==> flow/design.v <==
module AXI_MASTER(
    input ACLK,
    input ARESETN,
    input              AWREADY,
    output reg         AWVALID,
    output reg [31:0]  AWADDR,
    input              WREADY,
    output reg         WVALID,
    output reg [31:0]  WDATA,
    output reg [3:0 ]  WSTRB,
    input              BVALID,
    input      [1:0]   BRESP,
    output reg         BREADY,
    output reg         READY,
    input              ARREADY,
    output reg         ARVALID,
    output reg [31:0]  ARADDR,
    input               RREADY,
    output reg          RVALID,
    input      [31:0]   RDATA,
    input      [31:0]  C_ADRR,
    input      [31:0]  C_DATA,
    input              C_VALID,
    input              C_VALID_R,
    input      [31:0]  C_ADRR_R,
    output     [31:0]  C_DATA_READ,
    input      [3:0 ]  C_STRB
    );
    parameter   AW_IDLE     =    2'b01;
    parameter   AW_VALID    =    2'b10;
    reg      [1:0 ]  AW_STATE, AW_NEXT_STATE;
    reg      [31:0]  AW_DATA;
    always @(posedge ACLK or negedge ARESETN) begin
        if (!ARESETN) begin
            AW_STATE <= AW_IDLE;
        end
        else begin
            AW_STATE <= AW_NEXT_STATE;
        end    
    end
    always @(negedge ACLK) begin
        if (!ARESETN) begin
            AW_NEXT_STATE <= AW_IDLE;
            AWVALID       <= 0;
            AWADDR        <= 0;
        end
        else begin
            case (AW_STATE)
                AW_IDLE : begin
                    AWVALID <= 0;
                    if (C_VALID) begin
                        AW_NEXT_STATE <= AW_VALID;
                        AW_DATA <= C_ADRR;
                    end
                end
                AW_VALID : begin
                    AWVALID <= 1;
                    AWADDR <= AW_DATA;
                    if ( AWVALID && AWREADY ) begin
                        AW_NEXT_STATE <= AW_IDLE;
                         AWVALID <= 0;
                    end
                end
            endcase
        end
    end
    parameter   W_IDLE     =    2'b01;
    parameter   W_VALID    =    2'b10;
    reg      [1:0 ] W_STATE, W_NEXT_STATE;
    reg      [31:0] W_DATA;
    reg      [3: 0] W_STRB;
        always @(posedge ACLK or negedge ARESETN) begin
        if (!ARESETN) begin
            W_STATE     <= W_IDLE;
        end
        else begin
            W_STATE     <= W_NEXT_STATE;
        end    
    end
    always @(negedge ACLK) begin
        if (!ARESETN) begin
            W_NEXT_STATE <= W_IDLE;
            WVALID       <= 0;
            WDATA        <= 0;
            WSTRB        <= 0;
        end
        else begin
            case (W_STATE)
                W_IDLE : begin
                    WVALID   <= 0;
                    if (C_VALID) begin
                        W_NEXT_STATE <= W_VALID;
                        W_DATA  <= C_DATA;
                        W_STRB  <= C_STRB;
                    end
                end
                W_VALID : begin
                    WVALID   <= 1;
                    WDATA    <= W_DATA;
                    WSTRB    <= W_STRB;
                    if (WVALID && WREADY) begin
                        W_NEXT_STATE <= W_IDLE;
                        WVALID   <= 0;
                    end
                end
            endcase
        end
    end
    parameter   B_IDLE     =    2'b01;
    parameter   B_VALID    =    2'b10;
    reg      [1:0] B_STATE, B_NEXT_STATE;
    reg      [1:0] B_DATA;
    always @(posedge ACLK or negedge ARESETN) begin
        if (!ARESETN) begin
            B_STATE      <= B_IDLE;
        end
        else begin
            B_STATE      <= B_NEXT_STATE;
        end    
    end
    always @(negedge ACLK) begin
        if (!ARESETN) begin
            B_NEXT_STATE <= B_IDLE;
            BREADY       <= 0;
            READY        <= 0;
        end
        else begin
            case (B_STATE)
                B_IDLE : begin
                    BREADY   <= 0;
                    if (WVALID) begin
                        B_NEXT_STATE <= B_VALID;
                    end
                end
                B_VALID : begin
                    BREADY   <= 1;
                    if (BVALID && BREADY) begin
                        B_NEXT_STATE <= B_IDLE;
                        B_DATA       <= BRESP;
                        READY        <= 1'b1;
                    end
                end
            endcase
        end
    end
    parameter   AR_IDLE     =    2'b01;
    parameter   AR_VALID    =    2'b10;
    reg         [1:0]  AR_STATE, AR_NEXT_STATE;          
    reg         [31:0] AR_ADDR_SAVE_DATA;
    always @(posedge ACLK or negedge ARESETN) begin
        if (!ARESETN) begin
            AR_STATE <= AR_IDLE;
        end
        else begin
            AR_STATE <= AR_NEXT_STATE;
        end
    end
    always @(negedge ACLK) begin
        if (!ARESETN) begin
            AR_NEXT_STATE <= AR_IDLE;
            AR_ADDR_SAVE_DATA <= 0;
            ARVALID <= 0;
        end
        else begin
            case(AR_STATE)
                AR_IDLE : begin
                    ARVALID <= 0;
                    if(C_VALID_R) begin
                        AR_NEXT_STATE <= AR_VALID;
                        AR_ADDR_SAVE_DATA <= C_ADRR_R;
                    end
                end
                AR_VALID : begin
                    ARVALID <= 1;
                    ARADDR <= AR_ADDR_SAVE_DATA;
                    if(ARVALID && ARREADY) begin
                        AR_NEXT_STATE <= AR_IDLE;
                        ARVALID <= 0;
                    end
                end
            endcase
        end
    end
    parameter   R_IDLE      =   3'b001;
    parameter   R_VALID     =   3'b010;
    parameter   R_SAVE      =   3'b100;
    reg             [2:0]  R_STATE, R_NEXT_STATE;
    reg             [31:0] R_SAVE_DATA;
    reg             [31:0] R_MASTER_DATA;
    assign C_DATA_READ = R_MASTER_DATA;
    always @(posedge ACLK or negedge ARESETN) begin
        if(!ARESETN)begin
            R_STATE <= R_IDLE;
        end
        else begin
            R_STATE <= R_NEXT_STATE;
        end
    end
    always @(negedge ACLK) begin
        if(!ARESETN)begin
            R_NEXT_STATE <= R_IDLE;
            R_SAVE_DATA <= 0;
            RVALID <= 0;
        end
        else begin
            case(R_STATE)
                R_IDLE : begin
                    RVALID <= 0;
                    R_MASTER_DATA <= R_SAVE_DATA;
                    if(C_VALID_R) begin
                        R_NEXT_STATE <= R_VALID;
                    end
                end
                R_VALID : begin
                    RVALID <= 1;
                    if(RVALID && RREADY) begin
                        R_NEXT_STATE <= R_SAVE;
                        RVALID <= 0;
                    end
                end
                R_SAVE : begin
                    R_SAVE_DATA <= RDATA;
                    if(!RVALID) begin
                        R_NEXT_STATE <= R_IDLE;
                    end
                end
            endcase
        end
    end
endmodule
module AXI_SLAVE(
    input ACLK,
    input ARESETN,
    output reg        AWREADY,
    input             AWVALID,
    input      [31:0] AWADDR,
    output reg        WREADY,
    input             WVALID,
    input      [31:0] WDATA,
    input      [3:0 ] WSTRB,
    output reg       BVALID,
    output reg [1:0] BRESP,
    input            BREADY,
    output reg       ARREADY,
    input            ARVALID,
    input     [31:0] ARADDR,
    output reg      RREADY,
    input           RVALID,
    output  [31:0]  RDATA
    );
    parameter   AW_IDLE     =    2'b01;
    parameter   AW_VALID    =    2'b10;
    reg      [1:0 ]  AW_STATE, AW_NEXT_STATE;
    reg      [31:0]  AW_ADDR_SAVE_DATA;
    always @(posedge ACLK or negedge ARESETN) begin
        if (!ARESETN) begin
            AW_STATE <= AW_IDLE;
        end
        else begin
            AW_STATE <= AW_NEXT_STATE;
        end    
    end
    always @(negedge ACLK) begin
        if (!ARESETN) begin
            AW_NEXT_STATE <= AW_IDLE;
            AWREADY       <= 0;
            AW_ADDR_SAVE_DATA <= 0;
        end
        else begin
            case (AW_STATE)
                AW_IDLE : begin
                    AWREADY <= 0;
                    if (AWVALID) begin
                        AW_NEXT_STATE <= AW_VALID;
                    end
                end
                AW_VALID : begin
                    AWREADY <= 1;
                    if ( AWVALID && AWREADY ) begin
                        AW_NEXT_STATE <= AW_IDLE;
                        AW_ADDR_SAVE_DATA <= AWADDR;
                        AWREADY       <= 0;
                    end
                end
            endcase
        end
    end
    parameter   W_IDLE     =    3'b001;
    parameter   W_VALID    =    3'b010;
    parameter   W_SAVE     =    3'b100;
    reg      [2:0]  W_STATE, W_NEXT_STATE;
    reg      [31:0] W_SAVE_DATA;
    reg      [3:0]  W_STRB_REG;
    reg      [7:0] slave_mem [0:31];
    wire     [31:0] W_ADDR0 = AW_ADDR_SAVE_DATA;
    wire     [31:0] W_ADDR1 = AW_ADDR_SAVE_DATA + 32'd1;
    wire     [31:0] W_ADDR2 = AW_ADDR_SAVE_DATA + 32'd2;
    wire     [31:0] W_ADDR3 = AW_ADDR_SAVE_DATA + 32'd3;
        always @(posedge ACLK or negedge ARESETN) begin
            if(!ARESETN) begin
                W_STATE <= W_IDLE;
            end
            else begin
                W_STATE <= W_NEXT_STATE;
            end
        end
    always @(negedge ACLK) begin
        if (!ARESETN) begin
            W_NEXT_STATE <= W_IDLE;
            W_SAVE_DATA  <= 0;
            W_STRB_REG        <= 0;
            WREADY       <= 0;
        end
        else begin
            case (W_STATE)
                W_IDLE : begin
                    WREADY   <= 0;
                    if (WVALID) begin
                        W_NEXT_STATE <= W_VALID;
                    end
                end
                W_VALID : begin
                    WREADY   <= 1;
                    if (WVALID && WREADY) begin
                        WREADY   <= 0;
                        W_NEXT_STATE <= W_SAVE;
                        W_SAVE_DATA  <= WDATA;
                        W_STRB_REG <= WSTRB;
                    end
                end
                W_SAVE : begin
                    if(W_STRB_REG[0] && W_ADDR0 < 32) begin
                    slave_mem[W_ADDR0[4:0]] <= W_SAVE_DATA[7:0];     
                    end
                    if(W_STRB_REG[1] && W_ADDR1 < 32) begin
                    slave_mem[W_ADDR1[4:0]] <= W_SAVE_DATA[15:8];    
                    end
                    if(W_STRB_REG[2] && W_ADDR2 < 32) begin
                    slave_mem[W_ADDR2[4:0]] <= W_SAVE_DATA[23:16];   
                    end
                    if(W_STRB_REG[3] && W_ADDR3 < 32) begin
                    slave_mem[W_ADDR3[4:0]] <= W_SAVE_DATA[31:24];   
                    end
                    if (!WREADY) begin
                        W_NEXT_STATE <= W_IDLE;
                    end
                end
            endcase
        end
    end
    parameter   B_IDLE     =    2'b01;
    parameter   B_VALID    =    2'b10;
    reg      [1:0] B_STATE, B_NEXT_STATE;
    reg      [1:0] B_DATA;
    always @(posedge ACLK or negedge ARESETN) begin
        if (!ARESETN) begin
            B_STATE      <= B_IDLE;
        end
        else begin
            B_STATE      <= B_NEXT_STATE;
        end    
    end
    always @(negedge ACLK) begin
        if (!ARESETN) begin
            B_NEXT_STATE <= B_IDLE;
            BVALID       <= 0;
            B_DATA       <= 0;
            BRESP        <= 0;
        end
        else begin
            case (B_STATE)
                B_IDLE : begin
                    BVALID   <= 0;
                    if (WVALID && WREADY) begin
                        B_NEXT_STATE <= B_VALID;
                        BRESP <= 2'b00;
                    end
                end
                B_VALID : begin
                    BVALID   <= 1;
                    if (BVALID && BREADY) begin
                        B_NEXT_STATE <= B_IDLE;
                    end
                end
            endcase
        end
    end
    parameter   AR_IDLE     =   2'b01;
    parameter   AR_VALID    =   2'b10;
    reg         [1:0]  AR_STATE, AR_NEXT_STATE;
    reg         [31:0] AR_ADDR_SAVE_DATA;
    always @(posedge ACLK or negedge ARESETN) begin
        if(!ARESETN) begin
            AR_STATE <= AR_IDLE;
        end
        else begin
            AR_STATE <= AR_NEXT_STATE;
        end
    end
    always @(negedge ACLK) begin
        if(!ARESETN) begin
            AR_NEXT_STATE <= AR_IDLE;
            AR_ADDR_SAVE_DATA <= 0;
            ARREADY <= 0;
        end
        else begin
            case(AR_STATE)
                AR_IDLE : begin
                    ARREADY <= 0;
                    if(ARVALID)begin
                        AR_NEXT_STATE <= AR_VALID;
                        AR_ADDR_SAVE_DATA <= ARADDR;
                    end
                end
                AR_VALID : begin
                    ARREADY <= 1;
                    if(ARVALID && ARREADY) begin
                        AR_NEXT_STATE <= AR_IDLE;
                        ARREADY <= 0;
                    end
                end
            endcase
        end
    end
    parameter   R_IDLE      =   3'b001;
    parameter   R_VALID     =   3'b010;
    parameter   R_SAVE      =   3'b010;
    reg             [2:0]  R_STATE, R_NEXT_STATE;
    reg             [31:0] R_SAVE_DATA;
    wire     [31:0] R_ADDR0 = AR_ADDR_SAVE_DATA;
    wire     [31:0] R_ADDR1 = AR_ADDR_SAVE_DATA + 32'd1;
    wire     [31:0] R_ADDR2 = AR_ADDR_SAVE_DATA + 32'd2;
    wire     [31:0] R_ADDR3 = AR_ADDR_SAVE_DATA + 32'd3;
    wire     [7:0]  R_BYTE0 = (R_ADDR0 < 32) ? slave_mem[R_ADDR0[4:0]] : 8'd0;
    wire     [7:0]  R_BYTE1 = (R_ADDR1 < 32) ? slave_mem[R_ADDR1[4:0]] : 8'd0;
    wire     [7:0]  R_BYTE2 = (R_ADDR2 < 32) ? slave_mem[R_ADDR2[4:0]] : 8'd0;
    wire     [7:0]  R_BYTE3 = (R_ADDR3 < 32) ? slave_mem[R_ADDR3[4:0]] : 8'd0;
    assign RDATA = R_SAVE_DATA;   
    always @(posedge ACLK or negedge ARESETN) begin
        if(!ARESETN) begin
            R_STATE <= R_IDLE;
        end
        else begin
            R_STATE <= R_NEXT_STATE;
        end
    end
    always @(negedge ACLK or negedge ARESETN) begin
        if(!ARESETN) begin
            R_NEXT_STATE <= R_IDLE;
            RREADY <= 0;
        end
        else begin
            case(R_STATE)
                R_IDLE : begin
                RREADY <= 0;
                    if(RVALID) begin
                        R_NEXT_STATE <= R_VALID;
                    end
                end
                R_VALID: begin
                RREADY <= 1;
                    if (RVALID && RREADY) begin
                        R_SAVE_DATA <= {R_BYTE3, R_BYTE2, R_BYTE1, R_BYTE0};
                        RREADY <= 0;
                        R_NEXT_STATE <= R_IDLE;
                    end
                end
            endcase
        end
    end
endmodule
module AXI_LITE_PROJ #(
    parameter   ADDRESS     =   32,
    parameter   DATA_WIDTH  =   32
)
(
    input                   clk,
    input                   reset_n,
    input      [31:0]       C_ADRR,
    input      [31:0]       C_DATA,
    input                   C_VALID,
    input                   C_VALID_R,
    input      [31:0]       C_ADRR_R,
    output     [31:0]       C_DATA_READ,
    input      [3:0 ]       C_STRB,
    output reg              READY_S
);
 wire                       S_AWREADY;
 wire                       M_AWVALID;
 wire          [31: 0]      M_AWADDR;
 wire                       S_WREADY;
 wire                       M_WVALID;
 wire          [31: 0]      M_WDATA;
 wire                       S_BVALID;
 wire          [1 : 0]      S_BRESP;
 wire                       M_BREADY;
 wire                       S_ARREADY;
 wire                       M_ARVALID;
 wire          [31: 0]      M_ARADDR;
 wire                       S_RREADY;
 wire                       M_RVALID;
 wire          [31: 0]      S_RDATA;
 wire          [3 : 0]      M_WSTRB;
 wire                       READY;
always @(*) READY_S = READY;
 AXI_MASTER            AXI_M(
    .ACLK(clk),
    .ARESETN(reset_n),
    .AWREADY(S_AWREADY),
    .AWVALID(M_AWVALID),
    .AWADDR(M_AWADDR),
    .WREADY(S_WREADY),
    .WVALID(M_WVALID),
    .WDATA(M_WDATA),
    .WSTRB(M_WSTRB),
    .BVALID(S_BVALID),
    .BRESP(S_BRESP),
    .BREADY(M_BREADY),
    .READY(READY),
    .ARREADY(S_ARREADY),
    .ARVALID(M_ARVALID),
    .ARADDR(M_ARADDR),
    .RREADY(S_RREADY),
    .RVALID(M_RVALID),
    .RDATA(S_RDATA),
    .C_ADRR(C_ADRR),
    .C_DATA(C_DATA),
    .C_VALID(C_VALID),
    .C_VALID_R(C_VALID_R),
    .C_ADRR_R(C_ADRR_R),
    .C_DATA_READ(C_DATA_READ),
    .C_STRB(C_STRB)
    );
AXI_SLAVE               AXI_S(
    .ACLK(clk),
    .ARESETN(reset_n),
    .AWREADY(S_AWREADY),
    .AWVALID(M_AWVALID),
    .AWADDR(M_AWADDR),
    .WREADY(S_WREADY),
    .WVALID(M_WVALID),
    .WDATA(M_WDATA),
    .WSTRB(M_WSTRB),
    .BVALID(S_BVALID),
    .BRESP(S_BRESP),
    .BREADY(M_BREADY),
    .ARREADY(S_ARREADY),
    .ARVALID(M_ARVALID),
    .ARADDR(M_ARADDR),
    .RREADY(S_RREADY),
    .RVALID(M_RVALID),
    .RDATA(S_RDATA)
    );
endmodule
=== From RTL to reports: AXI_LITE_PROJ ===
What the tools print for AXI_LITE_PROJ, step after step.
Lines are those of the file above, counted from 1.
A cell with n/a has no value.

* Top module: AXI_LITE_PROJ
* Clock: clk
* Standard-cell library: sky130hd
* Corner: tt_025C_1v80

=== Word level ===
Yosys after proc, flatten, opt, wreduce and memory -nomap, before mapping. Memory bits, and registers merged into a memory's read port (data or address), are not among the register bits. Print and check cells are not counted. Equal cells are merged and count once.
Yosys's memory passes give these memory sizes; they may raise the number of words (mostly to a power of two), join words into wider ones and drop unused or constant bits.

* Register bits after elaboration: 421
* Bits in latches: 0
* Bits in writable memories: 256
* Memory bits (read-only): 0
* Word width x clocked read ports: 32
* Memories kept: 1
* Input bits: 104
* Output and inout port bits: 33

* $add $sub $neg: 6
* Multiply operators: 0
* Divide/modulo/power cells: 0
* $lt $le $gt $ge: 8
* Eq/ne operators: 44
* Shifts and indexed selects: 0
* Muxes and demuxes: 78
* Bitwise operators: 0
* Reductions and logical operators: 45

{| class="wikitable"
|+ Memory list
! memory !! words !! bits a word !! rd ports !! write ports !! line !! source
|-
| AXI_S.slave_mem || 32 || 8 || 4 || 4 || 294 || <nowiki>reg      [7:0] slave_mem [0:31];</nowiki>
|}

{| class="wikitable"
|+ Operators with widths
! operator !! number
|-
| < comparator 32 x 6 -> 1 bit (second input constant) || 8
|-
| adder 32 x 2 -> 32 bit (second input constant) || 4
|-
| two-way mux 8 bit || 12
|-
| adder 32 x 1 -> 32 bit (second input constant) || 2
|-
| two-way mux 5 bit || 12
|-
| AND reduction 3 bit || 11
|-
| parallel mux 2 bit (select 2 bit) || 7
|-
| inequality test 2 x 1 -> 1 bit (second input constant) || 12
|-
| two-way mux 3 bit || 8
|-
| inequality test 2 bit (second input constant) || 10
|-
| nonzero test 2 bit || 10
|-
| parallel mux 1 bit (select 2 bit) || 10
|-
| two-way mux 2 bit || 10
|-
| parallel mux 3 bit (select 3 bit) || 2
|-
| two-way mux 1 bit || 16
|-
| == test 2 x 1 -> 1 bit (second input constant) || 7
|-
| == test 2 bit (second input constant) || 7
|-
| AND reduction 2 bit || 7
|-
| logical AND 1 bit || 9
|-
| == test 3 x 1 -> 1 bit (second input constant) || 3
|-
| == test 3 x 2 -> 1 bit (second input constant) || 3
|-
| AND reduction 4 bit || 2
|-
| == test 3 bit (second input constant) || 2
|-
| nonzero test 3 bit || 2
|-
| parallel mux 3 bit (select 2 bit) || 1
|-
| logical NOT 1 bit || 4
|}

=== Longest topological paths ===
Yosys ltp: most cells in a row. Word level: on the elaborated netlist, between registers, memories and ports. Mapped: between sequential cells and ports; inverters and the memories' decode and read muxes count.

* Depth after elaboration: 6
* ABC_AREA: 0
* Gate-level depth with buffers: 15
* Gate-level depth less buffers: 11

=== After synthesis ===
Source: synth_stat.txt of the flow (Yosys; design flattened, memories mapped). It holds for the ABC_AREA given above (unset counts as 0); a run with the other value may have another netlist.

* Mapped cells: 3,997
* Synthesis area: 45,384.8 um^2
* Mapped flip-flops: 707
* Buffer cells: 378

{| class="wikitable"
|+ Cells by type
! cell !! number !! area in all (um^2)
|-
| sky130_fd_sc_hd__edfxtp_1 || 420 || 1.26E+04
|-
| sky130_fd_sc_hd__mux4_2 || 320 || 7.21E+03
|-
| sky130_fd_sc_hd__dfxtp_1 || 262 || 5,245.03
|-
| sky130_fd_sc_hd__mux2i_1 || 446 || 4.46E+03
|-
| sky130_fd_sc_hd__nand2_1 || 558 || 2.09E+03
|-
| sky130_fd_sc_hd__clkbuf_1 || 268 || 1.01E+03
|-
| sky130_fd_sc_hd__o221a_1 || 80 || 900.864
|-
| sky130_fd_sc_hd__a21oi_1 || 169 || 845.811
|-
| sky130_fd_sc_hd__a21boi_0 || 104 || 780.749
|-
| sky130_fd_sc_hd__mux2_1 || 55 || 619.344
|-
| sky130_fd_sc_hd__nor2_1 || 156 || 585.562
|-
| sky130_fd_sc_hd__o22ai_1 || 77 || 481.712
|-
| sky130_fd_sc_hd__nor4_4 || 18 || 382.867
|-
| sky130_fd_sc_hd__xnor2_1 || 42 || 367.853
|-
| sky130_fd_sc_hd__nand3_1 || 73 || 365.35
|-
| sky130_fd_sc_hd__nand4_1 || 56 || 350.336
|-
| sky130_fd_sc_hd__nor2b_1 || 53 || 331.568
|-
| sky130_fd_sc_hd__nor3_1 || 65 || 325.312
|}

Not listed: further types 76, cells in them 775.
By module: a second synthesis without flattening, with its own total; a netlist apart from the flattened one above.

* Cells (unflattened synthesis): 4,262
* Area total of the unflattened synthesis: 45,692.6 um^2

Rows give one instance, submodules left out.

{| class="wikitable"
|+ By module
! module !! times used !! cells !! area (um^2) !! seq. area (um^2)
|-
| AXI_SLAVE || 1 || 3,522 || 35,943.2 || 11,268.3
|-
| AXI_MASTER || 1 || 740 || 9,749.4 || 7,228.2
|-
| AXI_LITE_PROJ || 1 || 0 || 0.0 || 0.0
|}

Record of 6 stored runs of the RTL-to-layout flow on AXI_LITE_PROJ, platform sky130hd. The runs are unordered. Constraints: input delay and output delay 20% of the set period each, output load 0.01 pF.
"overall power": no workload was simulated; the value follows from the tool's default switching activity.

=== Run 1 ===
{| class="wikitable"
! Setting !! Value
|-
| ABC_AREA || 0
|-
| CAP_MARGIN || 40
|-
| CELL_PAD_IN_SITES_GLOBAL_PLACEMENT || 2
|-
| CORE_ASPECT_RATIO || 1.03
|-
| CORE_MARGIN || 7
|-
| CORE_UTILIZATION || 68
|-
| CTS_CLUSTER_DIAMETER || 155
|-
| CTS_CLUSTER_SIZE || 61
|-
| GPL_ROUTABILITY_DRIVEN || 0
|-
| GPL_TIMING_DRIVEN || 0
|-
| MIN_ROUTING_LAYER || met2
|-
| SETUP_SLACK_MARGIN || 0.58
|-
| SLEW_MARGIN || 5
|-
| TNS_END_PERCENT || 5
|-
| period_ns || 7.87
|}
Incomplete, placement halted on GPL-0301.

=== Run 2 ===
{| class="wikitable"
! Setting !! Value
|-
| ABC_AREA || 0
|-
| CAP_MARGIN || 40
|-
| CELL_PAD_IN_SITES_DETAIL_PLACEMENT || 1
|-
| CELL_PAD_IN_SITES_GLOBAL_PLACEMENT || 2
|-
| CORE_ASPECT_RATIO || 1.03
|-
| CORE_MARGIN || 7
|-
| CORE_UTILIZATION || 65
|-
| CTS_CLUSTER_DIAMETER || 117
|-
| CTS_CLUSTER_SIZE || 61
|-
| GPL_ROUTABILITY_DRIVEN || 0
|-
| GPL_TIMING_DRIVEN || 1
|-
| MIN_ROUTING_LAYER || met1
|-
| SETUP_SLACK_MARGIN || 0.58
|-
| SLEW_MARGIN || 5
|-
| TNS_END_PERCENT || 5
|-
| period_ns || 7.87
|}
Incomplete, placement halted on GPL-0301.

=== Run 3 ===
{| class="wikitable"
! Setting !! Value
|-
| ABC_AREA || 1
|-
| CAP_MARGIN || 40
|-
| CELL_PAD_IN_SITES_GLOBAL_PLACEMENT || 1
|-
| CORE_ASPECT_RATIO || 0.74
|-
| GPL_ROUTABILITY_DRIVEN || 1
|-
| PLACE_DENSITY || 0.87
|-
| SETUP_SLACK_MARGIN || 0.43
|-
| SLEW_MARGIN || 10
|-
| period_ns || 7.69
|-
| CORE_MARGIN || 2
|-
| CORE_UTILIZATION || 40
|-
! Result !! Value
|-
| Worst hold slack in the final report || 0.420 ns
|-
| Worst slack on setup checks || 0.582 ns
|-
| Utilization || 48.3 %
|-
| Overall power || 13,185 µW
|-
| Total die area || 127,184.0 um^2
|-
| Post-synthesis cell area || 49,726.4 um^2
|-
| Standard-cell area of the final layout || 59,722.3 um^2
|}

=== Run 4 ===
{| class="wikitable"
! Setting !! Value
|-
| CAP_MARGIN || 40
|-
| PLACE_DENSITY_LB_ADDON || 0.13
|-
| SETUP_SLACK_MARGIN || 0.43
|-
| period_ns || 10.0
|-
| CORE_MARGIN || 2
|-
| CORE_UTILIZATION || 40
|-
| SLEW_MARGIN || 20
|-
! Result !! Value
|-
| Standard-cell area of the final layout || 55,239.2 um^2
|-
| Worst hold slack in the final report || 0.418 ns
|-
| Worst slack on setup checks || 0.741 ns
|-
| Post-synthesis cell area || 45,384.8 um^2
|-
| Overall power || 8,237 µW
|-
| Total die area || 116,172.0 um^2
|-
| Utilization || 49.1 %
|}

=== Run 5 ===
{| class="wikitable"
! Setting !! Value
|-
| CORE_UTILIZATION || 40
|-
| PLACE_DENSITY || 0.6
|-
| SETUP_SLACK_MARGIN || -0.01
|-
| period_ns || 9.48
|-
| CAP_MARGIN || 20
|-
| CORE_MARGIN || 2
|-
| SLEW_MARGIN || 20
|-
! Result !! Value
|-
| Worst slack on setup checks || 0.439 ns
|-
| Utilization || 49.1 %
|-
| Worst hold slack in the final report || 0.416 ns
|-
| Standard-cell area of the final layout || 55,191.7 um^2
|-
| Overall power || 8,579 µW
|-
| Post-synthesis cell area || 45,384.8 um^2
|-
| Total die area || 116,172.0 um^2
|}

=== Run 6 ===
{| class="wikitable"
! Setting !! Value
|-
| ABC_AREA || 0
|-
| CAP_MARGIN || 30
|-
| CELL_PAD_IN_SITES_GLOBAL_PLACEMENT || 3
|-
| CORE_ASPECT_RATIO || 0.56
|-
| CTS_CLUSTER_SIZE || 50
|-
| GPL_ROUTABILITY_DRIVEN || 1
|-
| GPL_TIMING_DRIVEN || 0
|-
| PLACE_DENSITY_LB_ADDON || 0.19
|-
| SLEW_MARGIN || 30
|-
| period_ns || 7.69
|-
| CORE_MARGIN || 2
|-
| CORE_UTILIZATION || 40
|-
! Result !! Value
|-
| Standard-cell area of the final layout || 57,756.6 um^2
|-
| Overall power || 10,589 µW
|-
| Post-synthesis cell area || 45,384.8 um^2
|-
| Utilization || 51.4 %
|-
| Worst hold slack in the final report || 0.417 ns
|-
| Total die area || 116,287.0 um^2
|-
| Worst slack on setup checks || -0.093 ns
|}
